==> flow/design.v <==
module alu_top(clk, a, b, op, out, carry_out, over_flow, zero);
input clk;
input [31:0] a, b;
input [2:0] op;
output reg [31:0] out;
output reg carry_out, over_flow, zero;
reg [31:0] a_r, b_r;
reg [2:0] op_r;
wire [31:0] alu_out;
wire alu_carry_out, alu_over_flow, alu_zero;
ALU alu_core(a_r, b_r, op_r, alu_out, alu_carry_out, alu_over_flow, alu_zero);
always @(posedge clk) begin
	a_r <= a;
	b_r <= b;
	op_r <= op;
	out <= alu_out;
	carry_out <= alu_carry_out;
	over_flow <= alu_over_flow;
	zero <= alu_zero;
end
endmodule

module xorgate(a, b, out);
output[31:0] out;
input wire[31:0] a, b;
generate  
genvar index;
for (index = 0; index<32; index = index + 1)
	begin: xorgen
		xor xor1(out[index], a[index], b[index]);
	end
endgenerate
endmodule
module andgate(a, b, out);
output[31:0] out;
input[31:0] a, b;
generate  
genvar index;
for (index = 0; index<32; index = index + 1)
	begin: andgen
		and and1(out[index], a[index], b[index]);  
	end
endgenerate
endmodule
module orgate(a, b, out);
output[31:0] out;
input[31:0] a, b;
generate  
genvar index;
for (index = 0; index<32; index = index + 1)
	begin: orgen
		or or1(out[index], a[index], b[index]);
	end
endgenerate
endmodule
module adder(sum, carryout, a, b, carryin);
output sum, carryout;
input a, b, carryin;
xor sumbit(sum, a, b, carryin);
and bc(b_c, b, carryin);
and ac(a_c, a, carryin);
and ab(a_b, a, b);
or cout(carryout, b_c, a_c, a_b);
endmodule
module adder32Bit(addo, carryout, over_flow, A, B, carry_in);
output[31:0] addo;  
output carryout;  
output over_flow;  
input[31:0] A;  
input[31:0] B;  
input carry_in;
wire[31:0] carry_oarray;
adder adder_init (addo[0], carry_oarray[0], A[0], B[0], carry_in);
adder adder1 (addo[1], carry_oarray[1], A[1], B[1], carry_oarray[0]);
generate  
genvar index;
for (index = 2; index<32; index = index + 1)
	begin: add32b
	adder addergen (addo[index], carry_oarray[index], A[index], B[index], carry_oarray[index-1]);
	end
endgenerate
assign carryout = carry_oarray[31];
wire abxor, abcoutxor;
xor xor1(abxor, A[31], B[31]);
xor xor2(abcoutxor, carryout, abxor);
xor xor3(over_flow, addo[31], abcoutxor);
endmodule 
module slt(sum, overflow, slto);
input[31:0] sum;
input overflow;
output slto;
xor slt_xor(slto, sum[31], overflow);
endmodule
module structuralMultiplexer(out, mux_command, ando, oro, xoro, addo, slto);
output[31:0] out;
input[2:0] mux_command;  
input[31:0] ando;  
input[31:0] oro;  
input[31:0] xoro;  
input[31:0] addo;  
input slto;  
wire[2:0] inv_command;
wire[31:0] enableand, enableor, enablexor, enableadd;  
wire enableslt;  
not notCommand0(inv_command[0], mux_command[0]);  
not notCommand1(inv_command[1], mux_command[1]);
not notCommand2(inv_command[2], mux_command[2]);
and slt_and(enableslt, slto, inv_command[2], mux_command[1], inv_command[0]);
generate
genvar index;
for (index = 0; index<32; index = index + 1)
	begin: muxgen 
		and ando_and(enableand[index], ando[index], inv_command[2], mux_command[1], mux_command[0]);  
		and oro_and(enableor[index], oro[index], mux_command[2], inv_command[1], inv_command[0]);  
		and xoro_and(enablexor[index], xoro[index], inv_command[2], inv_command[1], mux_command[0]);  
		and addo_and(enableadd[index], addo[index], inv_command[2], inv_command[1], inv_command[0]);  
		or or1(out[index], enableand[index],  enableor[index], enablexor[index], enableadd[index], enableslt);  
	end
endgenerate
endmodule
module LUT(mux_command, a_inv, b_inv, carry_in, allow_overflow, addr);
output reg[2:0] mux_command;
output reg a_inv;
output reg b_inv;
output reg carry_in;
output reg allow_overflow;
input[2:0] addr;
always @ (addr) begin
	case(addr)
	3'd0: begin mux_command = 3'b000; a_inv = 0; b_inv = 0; carry_in = 0; allow_overflow = 1; end  
	3'd1: begin mux_command = 3'b000; a_inv = 0; b_inv = 1; carry_in = 1; allow_overflow = 1; end  
	3'd2: begin mux_command = 3'b001; a_inv = 0; b_inv = 0; carry_in = 0; allow_overflow = 1; end  
	3'd3: begin mux_command = 3'b010; a_inv = 0; b_inv = 1; carry_in = 1; allow_overflow = 0; end  
	3'd4: begin mux_command = 3'b011; a_inv = 0; b_inv = 0; carry_in = 0; allow_overflow = 1; end  
	3'd6: begin mux_command = 3'b011; a_inv = 1; b_inv = 1; carry_in = 0; allow_overflow = 1; end  
	3'd7: begin mux_command = 3'b100; a_inv = 0; b_inv = 0; carry_in = 0; allow_overflow = 1; end  
	3'd5: begin mux_command = 3'b100; a_inv = 1; b_inv = 1; carry_in = 0; allow_overflow = 1; end  
default: $display("Please check inputs");
endcase
end
endmodule
module ALU(a, b, addr, out, carry_out, over_flow, zero);
input[31:0] a, b;
input[2:0] addr;  
output[31:0] out;
output carry_out, over_flow, zero;
wire carry_in, b_inv;  
wire a_inv, allow_overflow;  
wire[2:0] mux_command;
wire[31:0] A, B;  
wire[31:0] addo, xoro, ando, oro;
wire slto;
LUT lookuptable(mux_command, a_inv, b_inv, carry_in, allow_overflow, addr);
generate
genvar index;
for (index = 0; index<32; index = index + 1)
	begin: abinv_gen
		xor a_invgen(A[index], a[index], a_inv);  
		xor b_invgen(B[index], b[index], b_inv);  
	end
endgenerate
andgate and_gate(A, B, ando);  
orgate or_gate(A, B, oro);  
xorgate xor_gate(A, B, xoro);  
adder32Bit add_gate(addo, carry_out, over_flow, A, B, carry_in);  
slt slt_gate(addo, over_flow, slto);
and allowoverflow_and(overflow, over_flow, allow_overflow);
structuralMultiplexer mux_structure(out, mux_command, ando, oro, xoro, addo, slto);
wire[31:0] equal;
generate  
genvar index1;
for (index1 = 0; index1 <32; index1 = index1+1)begin
                nor nor1(equal[index1], out[index1], 0);
end
endgenerate
and and1(zero, equal[0], equal[1], equal[2], equal[3],equal[4],equal[5],equal[6],equal[7],equal[8],equal[9],equal[10],equal[11],equal[12],equal[13],equal[14],equal[15],equal[16],equal[17],equal[18],equal[19],equal[20],equal[21],equal[22],equal[23],equal[24],equal[25],equal[26],equal[27],equal[28],equal[29],equal[30],equal[31]);
endmodule
# Reports on alu_top
# The steps from the RTL of alu_top to its reports follow in flow order.
# Lines are those of the file above, counted from 1.
inputs:
  design: "alu_top"
  clk_port: "clk"
  cell_library: "sky130hd"
  lib_corner: "tt_025C_1v80"

# Word-level counts
# Source: Yosys, flattened and elaborated, memories not mapped. Widths are those after wreduce; folded enables and synchronous resets count as part of the registers. Registers that Yosys merges into a memory's read port (data or address) are not register bits. Print and check cells do not count. Equal cells are merged and count once.
# Memory sizes are those after Yosys's memory passes, which may raise the word count (mostly to a power of two), join words into wider ones and drop unused or constant bits.
bits:
  mem_bits_rw: 0
  wordCells: 911
  memories: 1
  clocked_rd_ports_x_width: 7
  rom_bits: 56
  input_bits: 68
  register_bits: 99
  output_inout_bits: 35
  latch_bits: 0
mem_list:
  columns: ["name", "size", "width", "read_ports", "write_ports", "line", "rtl"]
  rows:
  - ["(name not given)", 8, 7, 1, 0, 129, "case(addr)"]
op_classes:
  shift: 0
  multipliers: 0
  div_mod_pow: 0
  n_eq: 0
  n_logic: 904
  cmp: 0
  reduce_logical: 0
  addsub: 0
  mux: 0
ops:
  columns: ["cell", "n"]
  rows:
  - ["1-bit AND", 514]
  - ["1-bit OR", 224]
  - ["1-bit XOR", 131]
  - ["1-bit inverter", 35]

# Depth
# Longest topological path by Yosys (ltp), each cell counted once; first at word level (registers and memories cut), then after technology mapping (sequential cells cut; the memories' decode and read muxes count).
depth:
  ltp_word: 136
  abc_area: 0
  ltp_mapped: 45
  mapped_depth_nobuf: 42

# Mapped cells and area
# The flow's flattened synthesis, as Yosys stat reports it; memories are mapped. The netlist is that of the ABC_AREA named above (0 if unset); the other value can give another one.
# The area totals of this step are shown rounded.
synth_totals:
  mapped_cells: 641
  n_buf: 38
  sequential_area_um2: 2102
  area_um2: 6168
  ffs: 105
by_type:
  columns: ["cell_type", "n", "type_area_um2"]
  rows:
  - ["sky130_fd_sc_hd__dfxtp_1", 105, 2.1E+03]
  - ["sky130_fd_sc_hd__ha_1", 66, 825.792]
  - ["sky130_fd_sc_hd__fa_1", 33, 660.634]
  - ["sky130_fd_sc_hd__xor2_1", 64, 560.538]
  - ["sky130_fd_sc_hd__inv_1", 78, 292.781]
  - ["sky130_fd_sc_hd__o21ai_0", 45, 225.216]
  - ["sky130_fd_sc_hd__nand2_1", 55, 206.448]
  - ["sky130_fd_sc_hd__nor2_1", 32, 120.115]
  - ["sky130_fd_sc_hd__mux4_2", 5, 112.608]
  - ["sky130_fd_sc_hd__a222oi_1", 7, 70.067]
  - ["sky130_fd_sc_hd__mux2_2", 6, 67.565]
  - ["sky130_fd_sc_hd__clkbuf_1", 17, 63.811]
  - ["sky130_fd_sc_hd__a22oi_1", 8, 60.058]
  - ["sky130_fd_sc_hd__nand2b_1", 9, 56.304]
  - ["sky130_fd_sc_hd__buf_2", 9, 45.043]
  - ["sky130_fd_sc_hd__nand3_1", 8, 40.038]
  - ["sky130_fd_sc_hd__buf_1", 10, 37.536]
  - ["sky130_fd_sc_hd__o21a_1", 5, 37.536]
# Other cell types: 42; their cells: 79.
# The figures by module come from a second, unflattened synthesis with its own total; it is not the netlist above.
unflattened:
  hier_cells: 534
  area_unflattened_um2: 5756
# Each row is one instance without its submodules.
by_module:
  columns: ["mod", "area_um2", "seq_area_um2", "instances", "n_cells"]
  rows:
  - ["alu_top", 2042, 2042, 1, 102]
  - ["structuralMultiplexer", 1476, 0.0, 1, 203]
  - ["ALU", 775.7, 0.0, 1, 83]
  - ["adder", 20.0, 0.0, 32, 1]
  - ["xorgate", 280.3, 0.0, 1, 32]
  - ["andgate", 200.2, 0.0, 1, 32]
  - ["orgate", 200.2, 0.0, 1, 32]
  - ["LUT", 105.1, 0.0, 1, 14]
  - ["adder32Bit", 26.3, 0.0, 1, 3]
  - ["slt", 8.8, 0.0, 1, 1]

# Worst setup path after synthesis
# Path of least setup slack by OpenSTA after synthesis, without wires, with an ideal clock, recovery checks aside; 20% of the period is set as input and as output delay. Where synthesis merged equal registers, the netlist keeps one of their names.
synth_path:
  path_kind: "reg2reg"
  startpoint: "reg (name not given)"
  endpoint: "reg zero"
  setup_time_ns: 0.061
  t_arrival_ns: 15.795
  setup_slack_ns: -1.356
  n_path_buf: 2
  required_time_ns: 14.439
  period_ns: 14.5
  path_delay_ns: 15.856
  driving_pins: 44
  t_first_pin_ns: 0.000
  synth_period_reached_ns: 15.856
# "path_delay_ns" is the arrival time less input delay plus setup time.
# "driving_pins": output pins that drive a net of the path, with the launching flip-flop's if there is one; two outputs of one cell count as two.
# "synth_period_reached_ns" = period - worst setup slack (recovery checks aside). The figure is calculated, with input and output delays left at 20% of the set period.
# The rows between start and end are the longest chain of elaborated cells between them; the timing report does not say that the signal goes this way. Where chains are equally long, one stands for them.
# A line is the first line of the expression or statement that the cell stems from. Yosys adds cells for indexed reads and writes and turns some case tables into memories.
synth_between:
  path_cell_list: "sky130_fd_sc_hd__dfxtp_1 > sky130_fd_sc_hd__clkbuf_1 > sky130_fd_sc_hd__buf_1 > sky130_fd_sc_hd__xor2_1 > sky130_fd_sc_hd__inv_1 > sky130_fd_sc_hd__fa_1 > sky130_fd_sc_hd__fa_1 > sky130_fd_sc_hd__fa_1 > sky130_fd_sc_hd__fa_1 > sky130_fd_sc_hd__fa_1 > sky130_fd_sc_hd__fa_1 > sky130_fd_sc_hd__fa_1 > sky130_fd_sc_hd__fa_1 > sky130_fd_sc_hd__fa_1 > sky130_fd_sc_hd__fa_1 > sky130_fd_sc_hd__fa_1 > sky130_fd_sc_hd__fa_1 > sky130_fd_sc_hd__fa_1 > (+8 left out) > sky130_fd_sc_hd__fa_1 > sky130_fd_sc_hd__fa_1 > sky130_fd_sc_hd__fa_1 > sky130_fd_sc_hd__fa_1 > sky130_fd_sc_hd__fa_1 > sky130_fd_sc_hd__fa_1 > sky130_fd_sc_hd__fa_1 > sky130_fd_sc_hd__fa_1 > sky130_fd_sc_hd__fa_1 > sky130_fd_sc_hd__inv_1 > sky130_fd_sc_hd__fa_1 > sky130_fd_sc_hd__inv_1 > sky130_fd_sc_hd__fa_1 > sky130_fd_sc_hd__mux4_2 > sky130_fd_sc_hd__o21ai_0 > sky130_fd_sc_hd__nand4_1 > sky130_fd_sc_hd__a2111o_1 > sky130_fd_sc_hd__and4bb_1"
  elab_chain_cells: 136
  cone_cells: 868
  cone_classes: "logic (868)"
synth_lines:
  columns: ["element", "line", "rtl"]
  rows:
  - ["1-bit XOR", null, null]
  - ["1-bit AND", null, null]
  - ["1-bit OR x2", null, null]
  - ["1-bit AND", null, null]
  - ["1-bit OR x2", null, null]
  - ["1-bit AND", null, null]
  - ["1-bit OR x2", null, null]
  - ["(+84 left out)", null, null]
  - ["1-bit AND", null, null]
  - ["1-bit OR x2", null, null]
  - ["1-bit XOR x3", null, null]
  - ["1-bit AND x3", null, null]
  - ["1-bit OR", null, null]
  - ["1-bit inverter", null, null]
  - ["1-bit AND x31", null, null]
  - ["end, declared", 6, "output reg carry_out, over_flow, zero;"]

# Timing after layout
# Path of least setup slack in the final report of run A (OpenROAD, finished layout, wires in). Where an end is a register, its clock arrival counts in the times.
layout_path:
  path_kind: "reg2reg"
  startpoint: "reg (name not given)"
  endpoint: "reg zero"
  setup_time_ns: 0.05
  driving_pins: 44
  n_path_buf: 2
  t_arrival_ns: 14.34
  period_ns: 14.5
  required_time_ns: 14.80
  setup_slack_ns: 0.47
  t_first_pin_ns: 0.36
# The rows between start and end are the longest chain of elaborated cells between them; the timing report does not say that the signal goes this way. Where chains are equally long, one stands for them.
layout_between:
  path_cell_list: "sky130_fd_sc_hd__dfxtp_4 > sky130_fd_sc_hd__xor2_2 > sky130_fd_sc_hd__inv_2 > sky130_fd_sc_hd__fa_2 > sky130_fd_sc_hd__fa_2 > sky130_fd_sc_hd__fa_2 > sky130_fd_sc_hd__fa_2 > sky130_fd_sc_hd__fa_2 > sky130_fd_sc_hd__fa_2 > sky130_fd_sc_hd__fa_2 > sky130_fd_sc_hd__fa_2 > sky130_fd_sc_hd__fa_2 > sky130_fd_sc_hd__fa_2 > sky130_fd_sc_hd__fa_2 > sky130_fd_sc_hd__fa_2 > sky130_fd_sc_hd__fa_2 > sky130_fd_sc_hd__fa_2 > sky130_fd_sc_hd__fa_2 > (+8 left out) > sky130_fd_sc_hd__fa_2 > sky130_fd_sc_hd__fa_2 > sky130_fd_sc_hd__fa_2 > sky130_fd_sc_hd__fa_2 > sky130_fd_sc_hd__fa_2 > sky130_fd_sc_hd__fa_2 > sky130_fd_sc_hd__fa_1 > sky130_fd_sc_hd__inv_1 > sky130_fd_sc_hd__fa_2 > sky130_fd_sc_hd__inv_1 > sky130_fd_sc_hd__fa_2 > sky130_fd_sc_hd__buf_4 > sky130_fd_sc_hd__nand2b_1 > sky130_fd_sc_hd__buf_4 > sky130_fd_sc_hd__nand2_1 > sky130_fd_sc_hd__a22o_1 > sky130_fd_sc_hd__o41ai_2 > sky130_fd_sc_hd__and4bb_1"
  elab_chain_cells: 136
  cone_cells: 868
  cone_classes: "logic (868)"
layout_lines:
  columns: ["element", "line", "rtl"]
  rows:
  - ["1-bit XOR", null, null]
  - ["1-bit AND", null, null]
  - ["1-bit OR x2", null, null]
  - ["1-bit AND", null, null]
  - ["1-bit OR x2", null, null]
  - ["1-bit AND", null, null]
  - ["1-bit OR x2", null, null]
  - ["(+84 left out)", null, null]
  - ["1-bit AND", null, null]
  - ["1-bit OR x2", null, null]
  - ["1-bit XOR x3", null, null]
  - ["1-bit AND x3", null, null]
  - ["1-bit OR", null, null]
  - ["1-bit inverter", null, null]
  - ["1-bit AND x31", null, null]
  - ["end, declared", 6, "output reg carry_out, over_flow, zero;"]

# Stored flow runs of alu_top (6 of them; Yosys, OpenROAD, sky130hd). They differ in their settings and are not a sequence. Constraints: input delay and output delay 20% of the set period each, output load 0.01 pF.
# "achievedPeriod_ns" is the run's clock period less its worst setup slack. It is reckoned from that one timing run; input and output delays stay at 20% of the period that was set.
# "worst_path_allowed_less_slack_ns" means the part of the period allowed to the worst setup path (the constraints hold back 20% at inputs and 20% at outputs) less its slack; where the path has registers, the arrival times of their clocks count too.
# "total_power_mw": no workload was simulated; the value follows from the tool's default switching activity.
# Measured values are rounded.
runs:
  - name: "run A"
    settings:
      CELL_PAD_IN_SITES_DETAIL_PLACEMENT: 1
      CORE_ASPECT_RATIO: 1.53
      HOLD_SLACK_MARGIN: 0.18
      PLACE_DENSITY_LB_ADDON: 0.17
      TNS_END_PERCENT: 10
      period_ns: 14.5
      CAP_MARGIN: 20
      CORE_MARGIN: 2
      CORE_UTILIZATION: 40
      SLEW_MARGIN: 20
    results:
      total_power_mw: 1.064
      setup_worst_slack_ns: 0.469
      synth_area_um2: 6168
      hold_ws_ns: 0.933
      achievedPeriod_ns: 14.031
      worst_path_allowed_less_slack_ns: 14.03
      path_kind: "reg2reg"
      finish.stdcell_area_um2: 7961
      util_pct: 52.4
      timing.setup.tns_ns: 0.000
      die_um2: 16450
  - name: "run B"
    settings:
      ABC_AREA: 1
      CAP_MARGIN: 10
      CELL_PAD_IN_SITES_DETAIL_PLACEMENT: 1
      CORE_ASPECT_RATIO: 0.77
      CORE_MARGIN: 10
      CTS_CLUSTER_SIZE: 43
      GPL_TIMING_DRIVEN: 1
      HOLD_SLACK_MARGIN: 0.18
      MIN_ROUTING_LAYER: "met2"
      SETUP_SLACK_MARGIN: 1.86
      SLEW_MARGIN: 25
      TNS_END_PERCENT: 95
      period_ns: 12.6
      CORE_UTILIZATION: 40
    results:
      total_power_mw: 1.263
      setup_worst_slack_ns: -0.502
      synth_area_um2: 5958
      hold_ws_ns: 0.844
      achievedPeriod_ns: 13.102
      worst_path_allowed_less_slack_ns: 13.10
      path_kind: "reg2reg"
      finish.stdcell_area_um2: 8051
      util_pct: 54.6
      timing.setup.tns_ns: -3.485
      die_um2: 20220
  - name: "run C"
    settings:
      CAP_MARGIN: 10
      CELL_PAD_IN_SITES_DETAIL_PLACEMENT: 1
      CORE_ASPECT_RATIO: 1.53
      HOLD_SLACK_MARGIN: 0.18
      PLACE_DENSITY_LB_ADDON: 0.17
      SLEW_MARGIN: 25
      TNS_END_PERCENT: 80
      period_ns: 14.5
      CORE_MARGIN: 2
      CORE_UTILIZATION: 40
    results:
      total_power_mw: 1.064
      setup_worst_slack_ns: 0.469
      synth_area_um2: 6168
      hold_ws_ns: 0.933
      achievedPeriod_ns: 14.031
      worst_path_allowed_less_slack_ns: 14.03
      path_kind: "reg2reg"
      finish.stdcell_area_um2: 7961
      util_pct: 52.4
      timing.setup.tns_ns: 0.000
      die_um2: 16450
  - name: "run D"
    settings:
      ABC_AREA: 1
      CAP_MARGIN: 10
      CELL_PAD_IN_SITES_DETAIL_PLACEMENT: 1
      CORE_ASPECT_RATIO: 0.77
      CTS_CLUSTER_SIZE: 43
      GPL_TIMING_DRIVEN: 0
      HOLD_SLACK_MARGIN: 0.18
      SETUP_SLACK_MARGIN: 1.86
      SLEW_MARGIN: 25
      TNS_END_PERCENT: 95
      period_ns: 12.6
      CORE_MARGIN: 2
      CORE_UTILIZATION: 40
    results:
      total_power_mw: 1.224
      setup_worst_slack_ns: -0.884
      synth_area_um2: 5958
      hold_ws_ns: 0.789
      achievedPeriod_ns: 13.484
      worst_path_allowed_less_slack_ns: 13.48
      path_kind: "reg2reg"
      finish.stdcell_area_um2: 8190
      util_pct: 55.8
      timing.setup.tns_ns: -14.55
      die_um2: 15900
  - name: "run E"
    settings:
      CELL_PAD_IN_SITES_DETAIL_PLACEMENT: 1
      TNS_END_PERCENT: 10
      period_ns: 14.5
      CAP_MARGIN: 20
      CORE_MARGIN: 2
      CORE_UTILIZATION: 40
      SLEW_MARGIN: 20
    results:
      total_power_mw: 1.059
      setup_worst_slack_ns: 0.378
      synth_area_um2: 6168
      hold_ws_ns: 0.915
      achievedPeriod_ns: 14.122
      worst_path_allowed_less_slack_ns: 14.12
      path_kind: "reg2reg"
      finish.stdcell_area_um2: 7908
      util_pct: 52.2
      timing.setup.tns_ns: 0.000
      die_um2: 16430
  - name: "run F"
    settings:
      ABC_AREA: 1
      CELL_PAD_IN_SITES_DETAIL_PLACEMENT: 1
      CELL_PAD_IN_SITES_GLOBAL_PLACEMENT: 2
      CORE_ASPECT_RATIO: 0.67
      CORE_MARGIN: 7
      CORE_UTILIZATION: 36
      CTS_CLUSTER_DIAMETER: 318
      CTS_CLUSTER_SIZE: 33
      GPL_ROUTABILITY_DRIVEN: 1
      MAX_ROUTING_LAYER: "met5"
      MIN_ROUTING_LAYER: "met2"
      PLACE_DENSITY_LB_ADDON: 0.09
      SETUP_SLACK_MARGIN: -0.0
      SLEW_MARGIN: 25
      TNS_END_PERCENT: 50
      period_ns: 14.1
      CAP_MARGIN: 20
    results:
      total_power_mw: 1.076
      setup_worst_slack_ns: 0.395
      synth_area_um2: 5958
      hold_ws_ns: 0.846
      achievedPeriod_ns: 13.705
      worst_path_allowed_less_slack_ns: 13.70
      path_kind: "reg2reg"
      finish.stdcell_area_um2: 7883
      util_pct: 48.8
      timing.setup.tns_ns: 0.000
      die_um2: 20420
